==> flow/design.v <==
module distorter_pipelined_368 #(parameter INT_WIDTH = 4,
                                 FRACT_WIDTH = 12,
                                 DATA_WIDTH = INT_WIDTH + FRACT_WIDTH)
                                (input wire clk_368,
                                 input wire rst_n,
                                 input wire signed [DATA_WIDTH-1 : 0] in_r,
                                 input wire signed [DATA_WIDTH-1 : 0] in_i,
                                 input wire signed [DATA_WIDTH-1 : 0] a10_r,
                                 input wire signed [DATA_WIDTH-1 : 0] a10_i,
                                 input wire signed [DATA_WIDTH-1 : 0] a30_r,
                                 input wire signed [DATA_WIDTH-1 : 0] a30_i,
                                 input wire signed [DATA_WIDTH-1 : 0] a50_r,
                                 input wire signed [DATA_WIDTH-1 : 0] a50_i,
                                 output reg signed [DATA_WIDTH-1 : 0] out_r,
                                 output reg signed [DATA_WIDTH-1 : 0] out_i);
    wire signed [2*DATA_WIDTH-1 : 0] xin_r, xin_i;
    wire signed [DATA_WIDTH-1 : 0] xin_trunc_r, xin_trunc_i;
    wire signed [DATA_WIDTH-1 : 0] abs_squared;
    wire signed [2*DATA_WIDTH-1 : 0] abs_pwr_four;
    wire signed [DATA_WIDTH-1 : 0] abs_pwr_four_trunc;
    wire signed [2*DATA_WIDTH-1 : 0] half_mul1_r;
    wire signed [DATA_WIDTH-1 : 0] half_mul1_trunc_r;
    wire signed [2*DATA_WIDTH-1 : 0] half_mul1_i;
    wire signed [DATA_WIDTH-1 : 0] half_mul1_trunc_i;
    wire signed [DATA_WIDTH-1 : 0] add1_r;
    wire signed [DATA_WIDTH-1 : 0] add1_i;
    wire signed [2*DATA_WIDTH-1 : 0] half_mul2_r;
    wire signed [DATA_WIDTH-1 : 0] half_mul2_trunc_r;
    wire signed [2*DATA_WIDTH-1 : 0] half_mul2_i;
    wire signed [DATA_WIDTH-1 : 0] half_mul2_trunc_i;
    wire signed [DATA_WIDTH-1 : 0] add2_r;
    wire signed [DATA_WIDTH-1 : 0] add2_i;
    wire signed [2*DATA_WIDTH-1 : 0] mul1;
    wire signed [DATA_WIDTH-1 : 0] mul1_trunc;
    wire signed [2*DATA_WIDTH-1 : 0] mul2;
    wire signed [DATA_WIDTH-1 : 0] mul2_trunc;
    wire signed [2*DATA_WIDTH-1 : 0] mul3;
    wire signed [DATA_WIDTH-1 : 0] mul3_trunc;
    wire signed [2*DATA_WIDTH-1 : 0] mul4;
    wire signed [DATA_WIDTH-1 : 0] mul4_trunc;
    reg signed [DATA_WIDTH-1 : 0] in_r_reg1, in_i_reg1, in_r_reg2, in_i_reg2, in_r_reg3, in_i_reg3, in_r_reg4, in_i_reg4;
    wire signed [DATA_WIDTH-1 : 0] out_r_comb, out_i_comb;
    reg signed [DATA_WIDTH-1 : 0] a10_r_reg1, a10_i_reg1, a10_r_reg2, a10_i_reg2, a10_r_reg3, a10_i_reg3;
    reg signed [DATA_WIDTH-1 : 0] a30_r_reg1, a30_i_reg1, a30_r_reg2, a30_i_reg2;
    reg signed [DATA_WIDTH-1 : 0] a50_r_reg1, a50_i_reg1, a50_r_reg2, a50_i_reg2, a50_r_reg3, a50_i_reg3;
    reg signed [DATA_WIDTH-1 : 0] abs_squared_reg;
    reg signed [DATA_WIDTH-1 : 0] half_mul1_trunc_r_reg, half_mul1_trunc_i_reg;
    reg signed [DATA_WIDTH-1 : 0] abs_pwr_four_trunc_reg;
    reg signed [DATA_WIDTH-1 : 0] add1_r_reg, add1_i_reg;
    reg signed [DATA_WIDTH-1 : 0] half_mul2_trunc_r_reg, half_mul2_trunc_i_reg;
    reg signed [DATA_WIDTH-1 : 0] add2_r_reg;
    reg signed [DATA_WIDTH-1 : 0] add2_i_reg;
    reg signed [DATA_WIDTH-1 : 0] in_r_reg5, in_i_reg5;
    always@(posedge clk_368 or negedge rst_n)
    begin
        if (!rst_n)
        begin
            in_r_reg1              <= 'd0;
            in_i_reg1              <= 'd0;
            in_r_reg2              <= 'd0;
            in_i_reg2              <= 'd0;
            in_r_reg3              <= 'd0;
            in_i_reg3              <= 'd0;
            in_r_reg4              <= 'd0;
            in_i_reg4              <= 'd0;
            out_r                  <= 'd0;
            out_i                  <= 'd0;
            a10_r_reg1             <= 'd0;
            a10_i_reg1             <= 'd0;
            a10_r_reg2             <= 'd0;
            a10_i_reg2             <= 'd0;
            a10_r_reg3             <= 'd0;
            a10_i_reg3             <= 'd0;
            a30_r_reg1             <= 'd0;
            a30_i_reg1             <= 'd0;
            a30_r_reg2             <= 'd0;
            a30_i_reg2             <= 'd0;
            a50_r_reg1             <= 'd0;
            a50_i_reg1             <= 'd0;
            a50_r_reg2             <= 'd0;
            a50_i_reg2             <= 'd0;
            a50_r_reg3             <= 'd0;
            a50_i_reg3             <= 'd0;
            abs_squared_reg        <= 'd0;
            half_mul1_trunc_r_reg  <= 'd0;
            half_mul1_trunc_i_reg  <= 'd0;
            abs_pwr_four_trunc_reg <= 'd0;
            add1_r_reg             <= 'd0;
            add1_i_reg             <= 'd0;
            half_mul2_trunc_r_reg  <= 'd0;
            half_mul2_trunc_i_reg  <= 'd0;
            add2_r_reg             <= 'd0;
            add2_i_reg             <= 'd0;
            in_r_reg5              <= 'd0;
            in_i_reg5              <= 'd0;
        end
        else
        begin
            in_r_reg1              <= in_r;
            in_i_reg1              <= in_i;
            in_r_reg2              <= in_r_reg1;
            in_i_reg2              <= in_i_reg1;
            in_r_reg3              <= in_r_reg2;
            in_i_reg3              <= in_i_reg2;
            in_r_reg4              <= in_r_reg3;
            in_i_reg4              <= in_i_reg3;
            out_r                  <= out_r_comb;
            out_i                  <= out_i_comb;
            a10_r_reg1             <= a10_r;
            a10_i_reg1             <= a10_i;
            a10_r_reg2             <= a10_r_reg1;
            a10_i_reg2             <= a10_i_reg1;
            a10_r_reg3             <= a10_r_reg2;
            a10_i_reg3             <= a10_i_reg2;
            a30_r_reg1             <= a30_r;
            a30_i_reg1             <= a30_i;
            a30_r_reg2             <= a30_r_reg1;
            a30_i_reg2             <= a30_i_reg1;
            a50_r_reg1             <= a50_r;
            a50_i_reg1             <= a50_i;
            a50_r_reg2             <= a50_r_reg1;
            a50_i_reg2             <= a50_i_reg1;
            a50_r_reg3             <= a50_r_reg2;
            a50_i_reg3             <= a50_i_reg2;
            abs_squared_reg        <= abs_squared;
            half_mul1_trunc_r_reg  <= half_mul1_trunc_r;
            half_mul1_trunc_i_reg  <= half_mul1_trunc_i;
            abs_pwr_four_trunc_reg <= abs_pwr_four_trunc;
            add1_r_reg             <= add1_r;
            add1_i_reg             <= add1_i;
            half_mul2_trunc_r_reg  <= half_mul2_trunc_r;
            half_mul2_trunc_i_reg  <= half_mul2_trunc_i;
            add2_r_reg             <= add2_r;
            add2_i_reg             <= add2_i;
            in_r_reg5              <= in_r_reg4;
            in_i_reg5              <= in_i_reg4;
        end
    end
    assign xin_r       = in_r_reg1 * in_r_reg1;
    assign xin_trunc_r = xin_r >> (FRACT_WIDTH);
    assign xin_i       = in_i_reg1 * in_i_reg1;
    assign xin_trunc_i = xin_i >> (FRACT_WIDTH);
    assign abs_squared = xin_trunc_r + xin_trunc_i;
    assign abs_pwr_four       = abs_squared_reg * abs_squared_reg;
    assign abs_pwr_four_trunc = abs_pwr_four >> (FRACT_WIDTH);
    assign half_mul1_r       = abs_squared_reg * a30_r_reg2;
    assign half_mul1_trunc_r = half_mul1_r >> (FRACT_WIDTH);
    assign half_mul1_i       = abs_squared_reg * a30_i_reg2;
    assign half_mul1_trunc_i = half_mul1_i >> (FRACT_WIDTH);
    assign add1_r = half_mul1_trunc_r_reg + a10_r_reg3;
    assign add1_i = half_mul1_trunc_i_reg + a10_i_reg3;
    assign half_mul2_r       = abs_pwr_four_trunc_reg * a50_r_reg3;
    assign half_mul2_trunc_r = half_mul2_r >> (FRACT_WIDTH);
    assign half_mul2_i       = abs_pwr_four_trunc_reg * a50_i_reg3;
    assign half_mul2_trunc_i = half_mul2_i >> (FRACT_WIDTH);
    assign add2_r = half_mul2_trunc_r_reg + add1_r_reg;
    assign add2_i = half_mul2_trunc_i_reg + add1_i_reg;
    assign mul1       = add2_r_reg * in_r_reg5;
    assign mul1_trunc = mul1 >> (FRACT_WIDTH);
    assign mul2       = add2_i_reg * in_i_reg5;
    assign mul2_trunc = mul2 >> (FRACT_WIDTH);
    assign mul3       = add2_r_reg * in_i_reg5;
    assign mul3_trunc = mul3 >> (FRACT_WIDTH);
    assign mul4       = add2_i_reg * in_r_reg5;
    assign mul4_trunc = mul4 >> (FRACT_WIDTH);
    assign out_r_comb = mul1_trunc - mul2_trunc;
    assign out_i_comb = mul3_trunc + mul4_trunc;
endmodule
--- tool output ---
## Step by step through the tools: distorter_pipelined_368

Tool output for the design above before and after an edit, in the order of the flow.
Lines under "before" count in the file above, lines under "after" in the edited file.
"difference" is "after" less "before", of the values as shown.
A cell with -- has no value.

- Top: distorter_pipelined_368
- Clock port: clk_368
- Cell library: sky130hd
- Corner: tt_025C_1v80

## Diff

The edit as a unified diff against the file above.
A script made this edit. It changes what the design does and was not meant as an optimisation.

```diff
@@ -158,5 +158,5 @@
     assign mul1       = add2_r_reg * in_r_reg5;
     assign mul1_trunc = mul1 >> (FRACT_WIDTH);
-    assign mul2       = add2_i_reg * in_i_reg5;
+    assign mul2       = add2_i_reg + in_i_reg5;
     assign mul2_trunc = mul2 >> (FRACT_WIDTH);
     assign mul3       = add2_r_reg * in_i_reg5;
```

## Word-level counts

Counts by Yosys on the flattened word-level netlist (proc, flatten, opt, wreduce; memories kept). Register bits leave out memories and registers merged into their read ports (data or address); mux counts leave out enables and synchronous resets folded into registers. Print and check cells are left out. Cells with the same type and inputs are merged into one.

Bit counts:

| item | before | after | difference |
|---|---|---|---|
| flip-flop bits (word level) | 608 | 608 | 0 |
| input port bits | 130 | 130 | 0 |
| output and inout port bits | 32 | 32 | 0 |
| elaborated cells | 56 | 56 | 0 |

Cells by class:

| item | before | after | difference |
|---|---|---|---|
| $add $sub $neg | 7 | 8 | +1 |
| $mul | 11 | 10 | -1 |

Operators with widths:

| cell | before | after | difference |
|---|---|---|---|
| multiplier 16 x 16 -> 28 bit | 11 | 10 | -1 |
| subtractor 16 bit | 1 | 0 | -1 |
| adder 16 x 16 -> 17 bit | 0 | 1 | +1 |
| subtractor 16 x 5 -> 16 bit | 0 | 1 | +1 |
| adder 16 bit | 6 | 6 | 0 |

## Depth

Longest topological path by Yosys (ltp), each cell counted once; first at word level (registers and memories cut), then after technology mapping (sequential cells cut; the memories' decode and read muxes count).

Depth:

| item | before | after | difference |
|---|---|---|---|
| word-level depth | 2 | 2 | 0 |
| ABC_AREA | 0 | 0 | -- |
| gate-level depth with buffers | 34 | 35 | +1 |
| depth with buffers taken out | 33 | 34 | +1 |

## After synthesis

Source: synth_stat.txt of the flow (Yosys; design flattened, memories mapped). It holds for the ABC_AREA given above (unset counts as 0); a run with the other value may have another netlist.

Cell types:

| cell type | before | after | difference |
|---|---|---|---|
| sky130_fd_sc_hd__inv_1 | 3006 | 2714 | -292 |
| sky130_fd_sc_hd__fa_1 | 2448 | 2220 | -228 |
| sky130_fd_sc_hd__and2_1 | 965 | 823 | -142 |
| sky130_fd_sc_hd__nand2_1 | 1353 | 1226 | -127 |
| sky130_fd_sc_hd__clkbuf_1 | 419 | 356 | -63 |
| sky130_fd_sc_hd__ha_1 | 936 | 880 | -56 |
| sky130_fd_sc_hd__o21ai_0 | 111 | 76 | -35 |
| sky130_fd_sc_hd__a21boi_0 | 29 | 9 | -20 |
| sky130_fd_sc_hd__nor2_1 | 276 | 258 | -18 |
| sky130_fd_sc_hd__a21o_1 | 42 | 60 | +18 |
| sky130_fd_sc_hd__or3_1 | 28 | 10 | -18 |
| sky130_fd_sc_hd__nand2b_1 | 100 | 84 | -16 |
| sky130_fd_sc_hd__o2111ai_1 | 0 | 10 | +10 |
| sky130_fd_sc_hd__o211a_1 | 10 | 2 | -8 |
| sky130_fd_sc_hd__a2bb2oi_1 | 0 | 8 | +8 |
| sky130_fd_sc_hd__a211oi_1 | 14 | 21 | +7 |
| sky130_fd_sc_hd__o31ai_1 | 11 | 4 | -7 |
| sky130_fd_sc_hd__a31oi_1 | 14 | 8 | -6 |

Not every row of either side is listed.

Mapped netlist:

| item | before | after | difference |
|---|---|---|---|
| cell count | 11323 | 10334 | -989 |
| synthesis area (µm²) | 110458.4 | 102046.6 | -8411.8 |
| sequential part of the area (µm²) | 15214.6 | 15214.6 | 0.0 |
| mapped flip-flops | 608 | 608 | 0 |
| buffer cells | 420 | 358 | -62 |

## Path before layout

OpenSTA on the mapped netlist: ideal clock, no wires. The path of least setup slack (recovery checks aside). Input and output delay are each 20% of the period. Register names are those of the netlist, which keeps one name where synthesis merged equal registers.

Path after synthesis:

| item | before | after | difference |
|---|---|---|---|
| path kind | reg2reg | reg2reg | -- |
| from | register in_i_reg5[1] | register in_i_reg1[4] | -- |
| to | register out_r[15] | register abs_squared_reg[15] | -- |
| clock period (ns) | 9.0 | 9.0 | 0.0 |
| library setup time (ns) | 0.134 | 0.080 | -0.054 |
| launch time at the first pin (ns) | 0.000 | 0.000 | 0.000 |
| arrival time (ns) | 7.510 | 7.430 | -0.080 |
| data required time (ns) | 8.866 | 8.920 | +0.054 |
| setup slack (ns) | 1.356 | 1.490 | +0.134 |
| delay of the path (ns) | 7.644 | 7.510 | -0.134 |
| stages on the path | 31 | 33 | +2 |
| path buffers | 2 | 2 | 0 |
| synthesis period reached (ns) | 7.644 | 7.51 | -0.134 |

"delay of the path" = arrival - input delay + setup time.
"stages on the path": output pins that drive a net of the path, with the launching flip-flop's if there is one; two outputs of one cell count as two.
"synthesis period reached" = period - worst setup slack (recovery checks aside). The figure is calculated, with input and output delays left at 20% of the set period.
Between the ends stands the longest chain of elaborated cells between them, by number of cells; it is not shown to be the way that was timed. Of several equally long chains one is given.
Each line given opens the expression or statement behind the cell; cells for indexed reads and writes are added by Yosys, which also makes memories of some case tables.

On the way, after synthesis, before:
- Cell sequence: sky130_fd_sc_hd__dfrtp_1 -> sky130_fd_sc_hd__clkbuf_1 -> sky130_fd_sc_hd__clkbuf_1 -> sky130_fd_sc_hd__nand2_1 -> sky130_fd_sc_hd__fa_1 -> sky130_fd_sc_hd__fa_1 -> sky130_fd_sc_hd__fa_1 -> sky130_fd_sc_hd__fa_1 -> sky130_fd_sc_hd__inv_1 -> sky130_fd_sc_hd__fa_1 -> sky130_fd_sc_hd__inv_1 -> sky130_fd_sc_hd__fa_1 -> sky130_fd_sc_hd__inv_1 -> sky130_fd_sc_hd__ha_1 -> sky130_fd_sc_hd__nand2_1 -> sky130_fd_sc_hd__nor4b_1 -> sky130_fd_sc_hd__or2_2 -> sky130_fd_sc_hd__a21oi_1 -> sky130_fd_sc_hd__xnor2_1 -> sky130_fd_sc_hd__inv_1 -> sky130_fd_sc_hd__ha_1 -> sky130_fd_sc_hd__nor2b_1 -> sky130_fd_sc_hd__o21ai_0 -> sky130_fd_sc_hd__a21boi_0 -> sky130_fd_sc_hd__o21a_1 -> sky130_fd_sc_hd__a21oi_1 -> sky130_fd_sc_hd__o21ai_0 -> sky130_fd_sc_hd__o41ai_1 -> sky130_fd_sc_hd__o21ai_0 -> sky130_fd_sc_hd__a31oi_1 -> sky130_fd_sc_hd__xnor3_1
- Length of the longest elaborated chain: 2
- Elaborated cells on any way between the ends: 2
- Source lines of those cells: 2
- Those cells by class: 1 x add/sub; 1 x mul

RTL lines, path after synthesis, before:

| item | line | text |
|---|---|---|
| start, declared | 53 | `reg signed [DATA_WIDTH-1 : 0] in_r_reg5, in_i_reg5;` |
| start, assigned | 95 | `in_i_reg5              <= 'd0;` |
| start, assigned | 136 | `in_i_reg5              <= in_i_reg4;` |
| multiplier 16 x 16 -> 28 bit | 160 | `assign mul2       = add2_i_reg * in_i_reg5;` |
| subtractor 16 bit | 166 | `assign out_r_comb = mul1_trunc - mul2_trunc;` |
| end, assigned | 66 | `out_r                  <= 'd0;` |
| end, assigned | 107 | `out_r                  <= out_r_comb;` |
| end, declared | 14 | `output reg signed [DATA_WIDTH-1 : 0] out_r,` |

On the way, after synthesis, after:
- Cell sequence: sky130_fd_sc_hd__dfrtp_1 -> sky130_fd_sc_hd__clkbuf_1 -> sky130_fd_sc_hd__clkbuf_1 -> sky130_fd_sc_hd__nand2_1 -> sky130_fd_sc_hd__fa_1 -> sky130_fd_sc_hd__inv_1 -> sky130_fd_sc_hd__fa_1 -> sky130_fd_sc_hd__ha_1 -> sky130_fd_sc_hd__inv_1 -> sky130_fd_sc_hd__fa_1 -> sky130_fd_sc_hd__fa_1 -> sky130_fd_sc_hd__inv_1 -> sky130_fd_sc_hd__fa_1 -> sky130_fd_sc_hd__ha_1 -> sky130_fd_sc_hd__a21o_1 -> sky130_fd_sc_hd__a2111oi_1 -> sky130_fd_sc_hd__o22ai_1 -> sky130_fd_sc_hd__and2_1 -> sky130_fd_sc_hd__nor2_1 -> sky130_fd_sc_hd__nor2b_1 -> sky130_fd_sc_hd__nor2_1 -> sky130_fd_sc_hd__xnor2_1 -> sky130_fd_sc_hd__ha_1 -> sky130_fd_sc_hd__o21ai_0 -> sky130_fd_sc_hd__o21ai_0 -> sky130_fd_sc_hd__nor3_1 -> sky130_fd_sc_hd__o31ai_1 -> sky130_fd_sc_hd__o41ai_1 -> sky130_fd_sc_hd__o21a_1 -> sky130_fd_sc_hd__o21ai_0 -> sky130_fd_sc_hd__xnor2_1 -> sky130_fd_sc_hd__xnor2_1 -> sky130_fd_sc_hd__xnor2_1
- Length of the longest elaborated chain: 2
- Elaborated cells on any way between the ends: 2
- Source lines of those cells: 2
- Those cells by class: 1 x add/sub; 1 x mul

RTL lines, path after synthesis, after:

| item | line | text |
|---|---|---|
| start, declared | 41 | `reg signed [DATA_WIDTH-1 : 0] in_r_reg1, in_i_reg1, in_r_reg2, in_i_reg2, in_r_reg3, in_i_reg3, in_r_reg4, in_ ...` |
| start, assigned | 59 | `in_i_reg1              <= 'd0;` |
| start, assigned | 100 | `in_i_reg1              <= in_i;` |
| multiplier 16 x 16 -> 28 bit | 141 | `assign xin_i       = in_i_reg1 * in_i_reg1;` |
| adder 16 bit | 143 | `assign abs_squared = xin_trunc_r + xin_trunc_i;` |
| end, assigned | 84 | `abs_squared_reg        <= 'd0;` |
| end, assigned | 125 | `abs_squared_reg        <= abs_squared;` |
| end, declared | 46 | `reg signed [DATA_WIDTH-1 : 0] abs_squared_reg;` |

## Path in the finished layout

Path of least setup slack in the final report of the runs of pair A (OpenROAD, finished layout, wires in). Where an end is a register, its clock arrival counts in the times.

Path after layout:

| item | before | after | difference |
|---|---|---|---|
| path kind | reg2reg | reg2reg | -- |
| from | register in_r_reg5[6] | register add2_i_reg[9] | -- |
| to | register out_r[15] | register out_i[15] | -- |
| clock period (ns) | 8.64 | 8.64 | 0.00 |
| library setup time (ns) | 0.12 | 0.12 | 0.00 |
| launch time at the first pin (ns) | 0.75 | 0.74 | -0.01 |
| arrival time (ns) | 8.87 | 8.76 | -0.11 |
| data required time (ns) | 9.27 | 9.25 | -0.02 |
| setup slack (ns) | 0.40 | 0.49 | +0.09 |
| stages on the path | 31 | 29 | -2 |
| path buffers | 0 | 0 | 0 |

Between the ends stands the longest chain of elaborated cells between them, by number of cells; it is not shown to be the way that was timed. Of several equally long chains one is given.

On the way, after layout, before:
- Cell sequence: sky130_fd_sc_hd__dfrtp_1 -> sky130_fd_sc_hd__and2_1 -> sky130_fd_sc_hd__fa_1 -> sky130_fd_sc_hd__inv_1 -> sky130_fd_sc_hd__fa_1 -> sky130_fd_sc_hd__fa_1 -> sky130_fd_sc_hd__fa_1 -> sky130_fd_sc_hd__inv_1 -> sky130_fd_sc_hd__fa_1 -> sky130_fd_sc_hd__inv_1 -> sky130_fd_sc_hd__fa_1 -> sky130_fd_sc_hd__inv_1 -> sky130_fd_sc_hd__ha_1 -> sky130_fd_sc_hd__a2111oi_0 -> sky130_fd_sc_hd__o21a_1 -> sky130_fd_sc_hd__o31a_1 -> sky130_fd_sc_hd__o21a_1 -> sky130_fd_sc_hd__o21ai_1 -> sky130_fd_sc_hd__a21oi_1 -> sky130_fd_sc_hd__o21bai_1 -> sky130_fd_sc_hd__a21oi_1 -> sky130_fd_sc_hd__xnor2_1 -> sky130_fd_sc_hd__ha_1 -> sky130_fd_sc_hd__nand2_1 -> sky130_fd_sc_hd__nand2_1 -> sky130_fd_sc_hd__nand2_1 -> sky130_fd_sc_hd__o21ai_0 -> sky130_fd_sc_hd__o41ai_2 -> sky130_fd_sc_hd__o21ai_0 -> sky130_fd_sc_hd__a31oi_1 -> sky130_fd_sc_hd__xnor3_1
- Length of the longest elaborated chain: 2
- Elaborated cells on any way between the ends: 2
- Source lines of those cells: 2
- Those cells by class: 1 x add/sub; 1 x mul

RTL lines, path after layout, before:

| item | line | text |
|---|---|---|
| start, declared | 53 | `reg signed [DATA_WIDTH-1 : 0] in_r_reg5, in_i_reg5;` |
| start, assigned | 94 | `in_r_reg5              <= 'd0;` |
| start, assigned | 135 | `in_r_reg5              <= in_r_reg4;` |
| multiplier 16 x 16 -> 28 bit | 158 | `assign mul1       = add2_r_reg * in_r_reg5;` |
| subtractor 16 bit | 166 | `assign out_r_comb = mul1_trunc - mul2_trunc;` |
| end, assigned | 66 | `out_r                  <= 'd0;` |
| end, assigned | 107 | `out_r                  <= out_r_comb;` |
| end, declared | 14 | `output reg signed [DATA_WIDTH-1 : 0] out_r,` |

On the way, after layout, after:
- Cell sequence: sky130_fd_sc_hd__dfrtp_1 -> sky130_fd_sc_hd__nand2_1 -> sky130_fd_sc_hd__fa_1 -> sky130_fd_sc_hd__fa_1 -> sky130_fd_sc_hd__fa_1 -> sky130_fd_sc_hd__fa_1 -> sky130_fd_sc_hd__inv_1 -> sky130_fd_sc_hd__fa_1 -> sky130_fd_sc_hd__fa_1 -> sky130_fd_sc_hd__ha_1 -> sky130_fd_sc_hd__a21o_1 -> sky130_fd_sc_hd__a21oi_1 -> sky130_fd_sc_hd__o21ai_0 -> sky130_fd_sc_hd__nor3_1 -> sky130_fd_sc_hd__a21oi_1 -> sky130_fd_sc_hd__nor2_1 -> sky130_fd_sc_hd__nor2b_1 -> sky130_fd_sc_hd__o21a_1 -> sky130_fd_sc_hd__nor2_1 -> sky130_fd_sc_hd__xnor2_1 -> sky130_fd_sc_hd__ha_1 -> sky130_fd_sc_hd__and2_1 -> sky130_fd_sc_hd__o21ai_0 -> sky130_fd_sc_hd__o21ai_1 -> sky130_fd_sc_hd__o41ai_1 -> sky130_fd_sc_hd__o21ai_1 -> sky130_fd_sc_hd__a21o_1 -> sky130_fd_sc_hd__a21oi_1 -> sky130_fd_sc_hd__xnor3_1
- Length of the longest elaborated chain: 2
- Elaborated cells on any way between the ends: 2
- Source lines of those cells: 2
- Those cells by class: 1 x add/sub; 1 x mul

RTL lines, path after layout, after:

| item | line | text |
|---|---|---|
| start, declared | 52 | `reg signed [DATA_WIDTH-1 : 0] add2_i_reg;` |
| start, assigned | 93 | `add2_i_reg             <= 'd0;` |
| start, assigned | 134 | `add2_i_reg             <= add2_i;` |
| multiplier 16 x 16 -> 28 bit | 164 | `assign mul4       = add2_i_reg * in_r_reg5;` |
| adder 16 bit | 167 | `assign out_i_comb = mul3_trunc + mul4_trunc;` |
| end, assigned | 67 | `out_i                  <= 'd0;` |
| end, assigned | 108 | `out_i                  <= out_i_comb;` |
| end, declared | 15 | `output reg signed [DATA_WIDTH-1 : 0] out_i);` |

## Layout results

Runs of the flow (Yosys, OpenROAD) on both versions; the two runs of a pair have the same settings. The constraints put input and output delay at 20% of the set period each and load the outputs with 0.01 pF.

Settings, pair A:
- period_ns: 8.64
- CAP_MARGIN: 20
- CORE_MARGIN: 2
- CORE_UTILIZATION: 40
- SLEW_MARGIN: 20

Measured results, pair A:

| item | before | after | difference |
|---|---|---|---|
| cell area after synthesis (µm²) | 110458.4 | 102046.6 | -8411.8 |
| die size (µm²) | 280365.0 | 259173.0 | -21192.0 |
| standard-cell area of the final layout (µm²) | 119919.0 | 110717.0 | -9202.0 |
| utilization after layout (%) | 43.7 | 43.6 | -0.1 |
| smallest setup slack (ns) | 0.396 | 0.491 | +0.095 |
| setup total negative slack (ns) | 0.000 | 0.000 | 0.000 |
| worst hold slack in the final report (ns) | 0.312 | 0.323 | +0.011 |
| reached clock period (ns) | 8.244 | 8.149 | -0.095 |

Settings, pair B:
- ABC_AREA: 1
- CELL_PAD_IN_SITES_GLOBAL_PLACEMENT: 1
- CORE_ASPECT_RATIO: 0.78
- CORE_MARGIN: 5
- CORE_UTILIZATION: 46
- MIN_ROUTING_LAYER: met1
- SLEW_MARGIN: 35
- TNS_END_PERCENT: 5
- period_ns: 7.78
- CAP_MARGIN: 20

Measured results, pair B:

| item | before | after | difference |
|---|---|---|---|
| cell area after synthesis (µm²) | 115650.9 | 108377.7 | -7273.2 |
| die size (µm²) | 261621.0 | 245486.0 | -16135.0 |
| standard-cell area of the final layout (µm²) | 125597.0 | 116868.0 | -8729.0 |
| utilization after layout (%) | 50.2 | 49.8 | -0.4 |
| smallest setup slack (ns) | 0.369 | 0.296 | -0.073 |
| setup total negative slack (ns) | 0.000 | 0.000 | 0.000 |
| worst hold slack in the final report (ns) | 0.325 | 0.334 | +0.009 |
| reached clock period (ns) | 7.411 | 7.484 | +0.073 |

"reached clock period" = clock period - worst setup slack. The figure is calculated, with input and output delays left at 20% of the set period.
--- end ---
